==> flow/design.v <==
module fa(
    input a,
    input b,
    input cin,
    output s,
    output cout
);
    assign s = a ^ b  ^ cin;
    assign cout = (a & b) ^ (cin & (a ^ b));
endmodule
module ha(
    input a,
    input b,
    output s,
    output cout
);
    assign s = a ^ b;
    assign cout = a & b;
endmodule
module basic_unit_ha_and(
    input in_x,
    input in_a,
    input in_b,
    output s,
    output cout
);
    wire in_y;
    assign in_y = in_a & in_b;
    assign s = in_x ^ in_y;
    assign cout = in_x & in_y;
endmodule
module basic_unit_fa_and(
    input in_x,
    input in_a,
    input in_b,
    input cin,
    output s,
    output cout
);
    wire in_y;
    assign in_y = in_a & in_b;
    assign s = in_x ^ in_y ^ cin;
    assign cout = (in_x & in_y) ^ (cin & (in_x ^ in_y));
endmodule
module adder_16bit(
    input   [15:0] a,
    input   [15:0] b,
    output  [15:0] out
);
    wire [15:0] s;
    wire [15:0] cout;
    ha i_ha_0 (.a(a[0]), .b(b[0]), .s(s[0]), .cout(cout[0]));
    generate 
        genvar i_adder;
        for(i_adder=1; i_adder<16; i_adder=i_adder+1) begin: adder_for_bits
            fa i_fa (.a(a[i_adder]), .b(b[i_adder]), .cin(cout[i_adder-1]), .s(s[i_adder]), .cout(cout[i_adder]));
        end
    endgenerate
    assign out[15:0] = s[15:0];
endmodule
module lut(
    input [3:0] index,
    output reg [15:0] ei_radian,
    output reg [15:0] tanei
);
    always@(*)
    begin
        case(index)
        4'b0000: begin
            ei_radian = 16'b0000000000000000;
            tanei = 16'h0000;
        end
        4'b0001: begin
            ei_radian = 16'b0110010010000111;
            tanei = 16'h8000;
        end
        4'b0010: begin
            ei_radian = 16'b0011101101011000;
            tanei = 16'h4000;
        end
        4'b0011: begin
            ei_radian = 16'b0001111101011011;
            tanei = 16'h2000;
        end
        4'b0100: begin
            ei_radian = 16'b0000111111101010;
            tanei = 16'h1000;
        end
        4'b0101: begin
            ei_radian = 16'b0000011111111101;
            tanei = 16'h0800;
        end
        4'b0110: begin
            ei_radian = 16'b0000001111111111;
            tanei = 16'h0400;
        end
        4'b0111: begin
            ei_radian = 16'b0000000111111111;
            tanei = 16'h0200;
        end
        4'b1000: begin
            ei_radian = 16'b0000000011111111;
            tanei = 16'h0100;
        end
        4'b1001: begin
            ei_radian = 16'b0000000001111111;
            tanei = 16'h0080;
        end
        4'b1010: begin
            ei_radian = 16'b0000000000111111;
            tanei = 16'h0040;
        end
        4'b1011: begin
            ei_radian = 16'b0000000000011111;
            tanei = 16'h0020;
        end
        4'b1100: begin
            ei_radian = 16'b0000000000001111;
            tanei = 16'h0010;
        end
        4'b1101: begin
            ei_radian = 16'b0000000000000111;
            tanei = 16'h0008;
        end
        4'b1110: begin
            ei_radian = 16'b0000000000000011;
            tanei = 16'h0004;
        end
        4'b1110: begin
            ei_radian = 16'b0000000000000001;
            tanei = 16'h0002;
        end
        default: begin
            ei_radian = 16'b0000000000000000;
            tanei = 16'h0000;
        end
        endcase
    end
endmodule
module add_or_sub_unit(
    input neg,
    input [15:0] ei_radian,
    input [15:0] inner_angle,
    output [15:0] new_inner_angle
);
    wire [15:0] signed_ei_radian;
    assign signed_ei_radian = neg ? {{~{ei_radian}+1}} : ei_radian;
    adder_16bit i_adder_16b_0 (.a(signed_ei_radian), .b(inner_angle), .out(new_inner_angle));
endmodule
module unsigned_unit_first_line(
    input [15:0] in_a,
    input  in_b,
    output [15:0] s
);
    generate
        genvar i_and;
        for(i_and=0;i_and<16;i_and=i_and+1) begin: unsigned_unit_second_line_generate
            assign s[i_and] = in_a[i_and] & in_b;
        end
    endgenerate
endmodule
module unsigned_unit_second_line(
    input [15:0] in_x,
    input [15:0] in_a,
    input  in_b,
    output [15:0] s,
    output [15:0] cout
);
    generate
        genvar i_buh;
        for(i_buh=0;i_buh<16;i_buh=i_buh+1) begin: unsigned_unit_second_line_generate
            basic_unit_ha_and   i_buha  (.in_x(in_x[i_buh]), .in_a(in_a[i_buh]), .in_b(in_b), .s(s[i_buh]), .cout(cout[i_buh]));
        end
    endgenerate
endmodule
module unsigned_unit_line(
    input [15:0] in_x,
    input [15:0] in_a,
    input  in_b,
    input [15:0] cin,
    output [15:0] s,
    output [15:0] cout
);
    generate
        genvar i_buf;
        for(i_buf=0;i_buf<16;i_buf=i_buf+1) begin: unsigned_unit_second_line_generate
            basic_unit_fa_and   i_bufa  (.in_x(in_x[i_buf]), .in_a(in_a[i_buf]), .in_b(in_b), .cin(cin[i_buf]), .s(s[i_buf]), .cout(cout[i_buf]));
        end
    endgenerate
endmodule
module multiply_and_add_unit(
    input [15:0] in,
    input [15:0] a,
    input [15:0] b,
    input neg,
    output [15:0] out
);
    wire [15:0] s_line [15:0];
    wire [15:0] cout_line [15:1];
    unsigned_unit_first_line    i_bul_0 (.in_a(a), .in_b(b[0]), .s(s_line[0]));
    unsigned_unit_second_line   i_bul_1 (.in_x({1'b0, s_line[0][15:1]}), .in_a(a), .in_b(b[1]), .s(s_line[1]), .cout(cout_line[1]));
    unsigned_unit_line          i_bul_2 (.in_x({1'b0, s_line[1][15:1]}), .in_a(a), .in_b(b[2]), .cin(cout_line[1]), .s(s_line[2]), .cout(cout_line[2]));
    generate
        genvar i_bul_mac;
        for(i_bul_mac=2;i_bul_mac<16;i_bul_mac=i_bul_mac+1) begin: unsigned_unit_line_generate
            unsigned_unit_line  i_bul_mac_unit (.in_x({1'b0, s_line[i_bul_mac-1][15:1]}), .in_a(a), .in_b(b[i_bul_mac]), .cin(cout_line[i_bul_mac-1]), .s(s_line[i_bul_mac]), .cout(cout_line[i_bul_mac]));
        end
    endgenerate
    wire [31:0] product_32b;
    generate
        genvar i_s;
        for(i_s=0;i_s<16;i_s=i_s+1) begin: unsigned_output_low_generate
            assign product_32b[i_s] = s_line[i_s][0];
        end
    endgenerate
    adder_16bit i_adder_16b_0 (.a({s_line[15][15:0]}), .b(cout_line[15]), .out(product_32b[31:16]));
    wire [15:0] pos_or_neg;
    assign pos_or_neg = neg ? {{~{product_32b[31:16]}+1}} : {product_32b[31:16]};
    adder_16bit i_adder_16b_1 (.a(in), .b(pos_or_neg), .out(out));
endmodule
module cordic (
    input clk,
    input rst_n,
    input start,
    input [15:0] angle,
    output reg [15:0] cos,
    output reg [15:0] sin
);
    reg [15:0] sampled_angle;
    reg [15:0] inner_angle;
    reg working;
    reg [3:0] state;
    wire [15:0] ei_radian;
    wire [15:0] tanei;
    wire [15:0] new_inner_angle;
    wire [15:0] new_sin;
    wire [15:0] new_cos;
    wire neg;
    always@(posedge clk or negedge rst_n) begin
        if (!rst_n == 1'b1) begin
            sampled_angle <= 16'b0;
        end
        else begin
            if (start == 1'b1) begin
                sampled_angle <= angle;
            end
            else begin
                sampled_angle <= sampled_angle;
            end
        end
    end
    always@(posedge clk or negedge rst_n) begin
        if (!rst_n == 1'b1) begin
            inner_angle <= 16'b0;
        end
        else begin
            if (start == 1'b1) begin
                inner_angle <= 16'b0;
            end
            else begin
                inner_angle <= new_inner_angle;
            end
        end
    end
    always@(posedge clk or negedge rst_n) begin
        if (!rst_n == 1'b1) begin
            working <= 1'b0;
        end
        else begin
            if (start == 1'b1) begin
                working <= 1'b1;
            end
            else begin
                if (state == 4'b1111) begin
                    working <= 1'b0;
                end
                else begin
                    working <= working;
                end
            end
        end
    end
    always@(posedge clk or negedge rst_n) begin
        if (!rst_n == 1'b1) begin
            state <= 4'b0;
        end
        else begin
            if (start == 1'b1) begin
                state <= 4'b0;
            end
            else begin
                if (working == 1'b0) begin
                    state <= 4'b0;
                end
                else begin
                    state <= state + 1;
                end
            end
        end
    end
    always@(posedge clk or negedge rst_n) begin
        if (!rst_n == 1'b1) begin
            sin <= 16'b0;
        end
        else begin
            if (start == 1'b1) begin
                sin <= 16'b0;
            end
            else begin
                if (working == 1'b0) begin
                    sin <= sin;
                end
                else begin
                    sin <= new_sin;
                end
            end
        end
    end
    always@(posedge clk or negedge rst_n) begin
        if (!rst_n == 1'b1) begin
            cos <= 16'b0;
        end
        else begin
            if (start == 1'b1) begin
                cos <= 16'b0100110110111010;
            end
            else begin
                if (working == 1'b0) begin
                    cos <= cos;
                end
                else begin
                    cos <= new_cos;
                end
            end
        end
    end
    lut i_lut_0 (.index(state), .ei_radian(ei_radian),  .tanei(tanei));
    assign neg = (inner_angle <= sampled_angle) ? 0 : 1;
    add_or_sub_unit i_aoru (.neg(neg), .ei_radian(ei_radian), .inner_angle(inner_angle), .new_inner_angle(new_inner_angle));
    multiply_and_add_unit i_mac_cos (.in(cos), .a(tanei), .b(sin), .neg(~neg), .out(new_cos));
    multiply_and_add_unit i_mac_sin (.in(sin), .a(tanei), .b(cos), .neg(neg), .out(new_sin));
endmodule
Reports on cordic
Tool output for the design above, in the order of the flow.
Line numbers count from 1 in the design file above.
Cell names lack the library's common part.
The mark n/a stands for no value.
Set-up
  top module: cordic
  clock: clk
  cell library: sky130hd
  timing corner: tt_025C_1v80

Elaborated design
Yosys after proc, flatten, opt, wreduce and memory -nomap, before mapping. Memory bits, and registers merged into a memory's read port (data or address), are not among the register bits. Print and check cells are not counted.
Yosys's memory passes give these memory sizes; they may raise the number of words (mostly to a power of two), join words into wider ones and drop unused or constant bits.
Cells by class
  $add $sub $neg: 4
  magnitude comparators: 1
  eq/ne operators: 1
  mux-type cells: 13
  bitwise gates (word level): 3013
  reductions and logical operators: 2
Operator list (number)
  1-bit bitwise XOR: 1485
  1-bit AND: 1463
  16-bit 2-to-1 mux: 8
  1-bit AND with constant A: 62
  16-bit by 1-bit adder with 16-bit output with constant B: 3
  16-bit NOT: 3
  16-bit less-or-equal comparator: 1
  4-bit 2-to-1 mux: 2
  2-bit nonzero test: 2
  4-bit by 1-bit adder with 4-bit output with constant B: 1
  4-bit == test with constant B: 1
  1-bit 2-to-1 mux: 3
Storage and ports
  flip-flop bits (word level): 69
  bits in read-only memories: 464
  memory cells: 1
  input port bits: 19
  cells after elaboration: 3041
Memories
  (no name shown): words 16, bits a word 29, read ports 1, write ports 0, RTL line 68  | case(index)

Longest topological paths
Yosys ltp: most cells in a row. Word level: on the elaborated netlist, between registers, memories and ports. Mapped: between sequential cells and ports; inverters and the memories' decode and read muxes count.
Depth
  word-level depth: 96
  ABC_AREA: 0
  mapped depth: 57
  gate-level depth less buffers: 54

Synthesis result
The flow's flattened synthesis, as Yosys stat reports it; memories are mapped. The netlist is that of the ABC_AREA named above (0 if unset); the other value can give another one.
Totals and module areas in this step are rounded.
Synthesis totals
  cell count: 1772
  chip area (Yosys): 17000 µm²
  area of sequential cells: 1700 µm²
  flip-flop cells: 69
Cell types (number)
  fa_1: 408
  dfrtp_1: 69
  and3_1: 233
  ha_1: 79
  and2_1: 125
  inv_1: 201
  nand2_1: 150
  clkbuf_1: 121
  mux2i_1: 26
  buf_4: 32
  nor2_1: 63
  xor2_1: 27
  xnor2_1: 23
  o21ai_0: 40
  nand2b_1: 21
  nor2b_1: 21
  a21oi_1: 18
  nand3_1: 12
Other cell types: 39; their cells: 103.

Worst setup path after synthesis
Source: OpenSTA report_checks on the synthesized netlist (no wires, ideal clock, input and output delay 20% of the period each), path of least setup slack; recovery checks are left aside. Register names are those of the netlist, which keeps one name where synthesis merged equal registers.
Timing path post-synthesis
  path type: register to register
  start point: register state[1]
  end point: register sin[15]
  clock period: 16.0 ns
  setup time: 0.125 ns
  data arrival time: 15.288 ns
  data required time: 15.875 ns
  path slack: 0.587 ns
  delay of the path: 15.413 ns
  stages: 46
  buffers on the path: 3
  synthesis period reached: 15.413 ns
"delay of the path" = arrival - input delay + setup time.
"stages" counts driving pins, that of a launching flip-flop among them; a cell with two outputs on the path counts twice.
"synthesis period reached" is the clock period less the worst setup slack; recovery checks do not enter. This is arithmetic on one report: input and output delays are still those of the set period (20% each).
The rows between start and end are the longest chain of elaborated cells between them; the timing report does not say that the signal goes this way. Where chains are equally long, one stands for them.
A line is the first line of the expression or statement that the cell stems from. Yosys adds cells for indexed reads and writes and turns some case tables into memories.
The chain passes a memory read, where the word-level depth is cut; so it can be longer than that depth.
At most two assigning lines are given for a register; there are more.
Between the ends, post-synthesis
  cells stage by stage: dfrtp_1 > clkbuf_1 > inv_1 > ha_1 > clkbuf_1 > clkbuf_1 > and3_1 > ha_1 > fa_1 > fa_1 > fa_1 > fa_1 > fa_1 > fa_1 > fa_1 > fa_1 > fa_1 > fa_1 > (+10 left out) > fa_1 > fa_1 > fa_1 > fa_1 > fa_1 > fa_1 > fa_1 > fa_1 > fa_1 > inv_1 > fa_1 > inv_1 > fa_1 > xor2_1 > xnor2_1 > or3_1 > a21oi_1 > mux2_2
  cells in the longest elaborated chain: 69
  elaborated cells between the ends (all ways): 1427
  classes of those cells: 1 x add/sub; 3 x mux; 1422 x logic; 1 x memory
RTL lines, path post-synthesis
  start: declaration: RTL line 232  | reg [3:0] state;
  start: assignment: RTL line 285  | state <= 4'b0;
  start: assignment: RTL line 296  | state <= state + 1;
  memory 16 x 29 bit: RTL line 68  | case(index)
  1-bit AND: RTL line 158  | assign s[i_and] = in_a[i_and] & in_b;
  1-bit bitwise XOR: RTL line 29  | assign s = in_x ^ in_y;
  1-bit bitwise XOR: RTL line 43  | assign cout = (in_x & in_y) ^ (cin & (in_x ^ in_y));
  1-bit AND: RTL line 43
  1-bit bitwise XOR: RTL line 43
  1-bit AND: RTL line 43
  (+54 left out)
  1-bit bitwise XOR: RTL line 8  | assign s = a ^ b  ^ cin;
  16-bit NOT: RTL line 218
  16-bit by 1-bit adder with 16-bit output: RTL line 218
  16-bit 2-to-1 mux: RTL line 218
  1-bit bitwise XOR x2: RTL line 8
  16-bit 2-to-1 mux: RTL line 310  | if (working == 1'b0) begin
  16-bit 2-to-1 mux: RTL line 306  | if (start == 1'b1) begin
  end: assignment: RTL line 311  | sin <= sin;
  end: assignment: RTL line 314  | sin <= new_sin;
  end: declaration: RTL line 227  | output reg [15:0] sin

Path in the finished layout
From the final timing report of run 1: the path of least setup slack in the routed layout; clock arrival at registers is part of the times.
Timing path post-layout
  path type: register to register
  start point: register state[3]
  end point: register cos[15]
  clock period: 16.0 ns
  setup time: 0.08 ns
  data arrival time: 15.67 ns
  data required time: 16.29 ns
  path slack: 0.62 ns
  stages: 45
  buffers on the path: 1
The rows between start and end are the longest chain of elaborated cells between them; the timing report does not say that the signal goes this way. Where chains are equally long, one stands for them.
The chain passes a memory read, where the word-level depth is cut; so it can be longer than that depth.
At most two assigning lines are given for a register; there are more.
Between the ends, post-layout
  cells stage by stage: dfrtp_1 > nor2_2 > buf_4 > and3_1 > ha_1 > fa_1 > fa_1 > fa_1 > fa_1 > fa_1 > fa_1 > fa_1 > fa_1 > fa_1 > fa_1 > fa_1 > fa_1 > inv_1 > (+9 left out) > fa_1 > fa_1 > fa_1 > fa_1 > fa_1 > xor2_1 > fa_1 > fa_1 > inv_1 > fa_1 > inv_1 > fa_1 > fa_1 > xnor2_1 > xnor2_1 > a21oi_1 > or4_1 > a21oi_1
  cells in the longest elaborated chain: 69
  elaborated cells between the ends (all ways): 1427
  classes of those cells: 1 x add/sub; 3 x mux; 1422 x logic; 1 x memory
RTL lines, path post-layout
  start: declaration: RTL line 232  | reg [3:0] state;
  start: assignment: RTL line 285  | state <= 4'b0;
  start: assignment: RTL line 296  | state <= state + 1;
  memory 16 x 29 bit: RTL line 68  | case(index)
  1-bit AND: RTL line 158  | assign s[i_and] = in_a[i_and] & in_b;
  1-bit bitwise XOR: RTL line 29  | assign s = in_x ^ in_y;
  1-bit bitwise XOR: RTL line 43  | assign cout = (in_x & in_y) ^ (cin & (in_x ^ in_y));
  1-bit AND: RTL line 43
  1-bit bitwise XOR: RTL line 43
  1-bit AND: RTL line 43
  (+54 left out)
  1-bit bitwise XOR: RTL line 8  | assign s = a ^ b  ^ cin;
  16-bit NOT: RTL line 218
  16-bit by 1-bit adder with 16-bit output: RTL line 218
  16-bit 2-to-1 mux: RTL line 218
  1-bit bitwise XOR x2: RTL line 8
  16-bit 2-to-1 mux: RTL line 328  | if (working == 1'b0) begin
  16-bit 2-to-1 mux: RTL line 324  | if (start == 1'b1) begin
  end: assignment: RTL line 329  | cos <= cos;
  end: assignment: RTL line 332  | cos <= new_cos;
  end: declaration: RTL line 226  | output reg [15:0] cos,

Wiki page: cordic / flow data

Record of 6 stored runs of the RTL-to-layout flow on cordic, platform sky130hd. The runs are unordered. Constraints: input delay and output delay 20% of the set period each, output load 0.01 pF.
"worst setup path time" means the part of the period allowed to the worst setup path (the constraints hold back 20% at inputs and 20% at outputs) less its slack; where the path has registers, the arrival times of their clocks count too.
By "total power of the final layout" is meant OpenSTA's value without simulated activity: inputs other than the clock are taken to toggle once in ten clock periods, and the tool carries that through the logic.
Measured values are rounded.

==> run 1: settings <==
{ "CAP_MARGIN": 30, "CORE_UTILIZATION": 40, "GPL_ROUTABILITY_DRIVEN": 0, "GPL_TIMING_DRIVEN": 1, "HOLD_SLACK_MARGIN": 0.11, "MAX_ROUTING_LAYER": "met4", "period_ns": 16.0, "CORE_MARGIN": 2, "SLEW_MARGIN": 20 }
==> run 1: results <==
mapped cell area after synthesis: 17,000 µm²
die outline area: 45,000 µm²
standard-cell area after layout: 19,000 µm²
worst setup slack after layout: 0.62 ns
total negative slack on setup checks: 0.000 ns
worst hold slack: 0.48 ns
total power of the final layout: 1,900 µW
worst setup path time: 15.38 ns
critical path type: register to register

==> run 2: settings <==
{ "CAP_MARGIN": 35, "CORE_ASPECT_RATIO": 1.45, "CORE_UTILIZATION": 40, "GPL_ROUTABILITY_DRIVEN": 0, "GPL_TIMING_DRIVEN": 0, "HOLD_SLACK_MARGIN": 0.11, "MAX_ROUTING_LAYER": "met4", "MIN_ROUTING_LAYER": "met2", "SETUP_SLACK_MARGIN": 2.44, "period_ns": 16.0, "CORE_MARGIN": 2, "SLEW_MARGIN": 20 }
==> run 2: results <==
mapped cell area after synthesis: 17,000 µm²
die outline area: 45,000 µm²
standard-cell area after layout: 21,000 µm²
worst setup slack after layout: 0.93 ns
total negative slack on setup checks: 0.000 ns
worst hold slack: 0.52 ns
total power of the final layout: 2,300 µW
worst setup path time: 15.07 ns
critical path type: register to register

==> run 3: settings <==
{ "CAP_MARGIN": 5, "CELL_PAD_IN_SITES_DETAIL_PLACEMENT": 2, "CELL_PAD_IN_SITES_GLOBAL_PLACEMENT": 3, "CORE_ASPECT_RATIO": 0.82, "CORE_MARGIN": 9, "CORE_UTILIZATION": 22, "CTS_CLUSTER_DIAMETER": 197, "CTS_CLUSTER_SIZE": 91, "GPL_ROUTABILITY_DRIVEN": 1, "GPL_TIMING_DRIVEN": 0, "MAX_ROUTING_LAYER": "met4", "MIN_ROUTING_LAYER": "met2", "SETUP_SLACK_MARGIN": 1.16, "SLEW_MARGIN": 15, "period_ns": 16.3 }
==> run 3: results <==
mapped cell area after synthesis: 17,000 µm²
die outline area: 90,000 µm²
standard-cell area after layout: 21,000 µm²
worst setup slack after layout: 1.1 ns
total negative slack on setup checks: 0.000 ns
worst hold slack: 0.54 ns
total power of the final layout: 2,300 µW
worst setup path time: 15.20 ns
critical path type: register to register

==> run 4: settings <==
{ "CORE_UTILIZATION": 40, "period_ns": 15.5, "CAP_MARGIN": 20, "CORE_MARGIN": 2, "SLEW_MARGIN": 20 }
==> run 4: results <==
mapped cell area after synthesis: 17,000 µm²
die outline area: 45,000 µm²
standard-cell area after layout: 19,000 µm²
worst setup slack after layout: 0.39 ns
total negative slack on setup checks: 0.000 ns
worst hold slack: 0.53 ns
total power of the final layout: 2,000 µW
worst setup path time: 15.11 ns
critical path type: register to register

==> run 5: settings <==
{ "CORE_ASPECT_RATIO": 0.7, "CORE_MARGIN": 2, "CORE_UTILIZATION": 42, "CTS_CLUSTER_DIAMETER": 206, "GPL_ROUTABILITY_DRIVEN": 0, "GPL_TIMING_DRIVEN": 1, "MAX_ROUTING_LAYER": "met5", "MIN_ROUTING_LAYER": "met2", "PLACE_DENSITY_LB_ADDON": 0.18, "SLEW_MARGIN": 25, "TNS_END_PERCENT": 80, "period_ns": 16.5, "CAP_MARGIN": 20 }
==> run 5: results <==
mapped cell area after synthesis: 17,000 µm²
die outline area: 43,000 µm²
standard-cell area after layout: 19,000 µm²
worst setup slack after layout: 0.71 ns
total negative slack on setup checks: 0.000 ns
worst hold slack: 0.53 ns
total power of the final layout: 1,900 µW
worst setup path time: 15.79 ns
critical path type: register to register

==> run 6: settings <==
{ "CAP_MARGIN": 15, "CELL_PAD_IN_SITES_DETAIL_PLACEMENT": 0, "CORE_ASPECT_RATIO": 0.66, "CORE_UTILIZATION": 41, "CTS_CLUSTER_DIAMETER": 197, "GPL_ROUTABILITY_DRIVEN": 1, "MAX_ROUTING_LAYER": "met5", "MIN_ROUTING_LAYER": "met2", "PLACE_DENSITY_LB_ADDON": 0.06, "SETUP_SLACK_MARGIN": 1.16, "SLEW_MARGIN": 25, "period_ns": 15.8, "CORE_MARGIN": 2 }
==> run 6: results <==
mapped cell area after synthesis: 17,000 µm²
die outline area: 44,000 µm²
standard-cell area after layout: 20,000 µm²
worst setup slack after layout: 0.91 ns
total negative slack on setup checks: 0.000 ns
worst hold slack: 0.53 ns
total power of the final layout: 2,000 µW
worst setup path time: 14.89 ns
critical path type: register to register
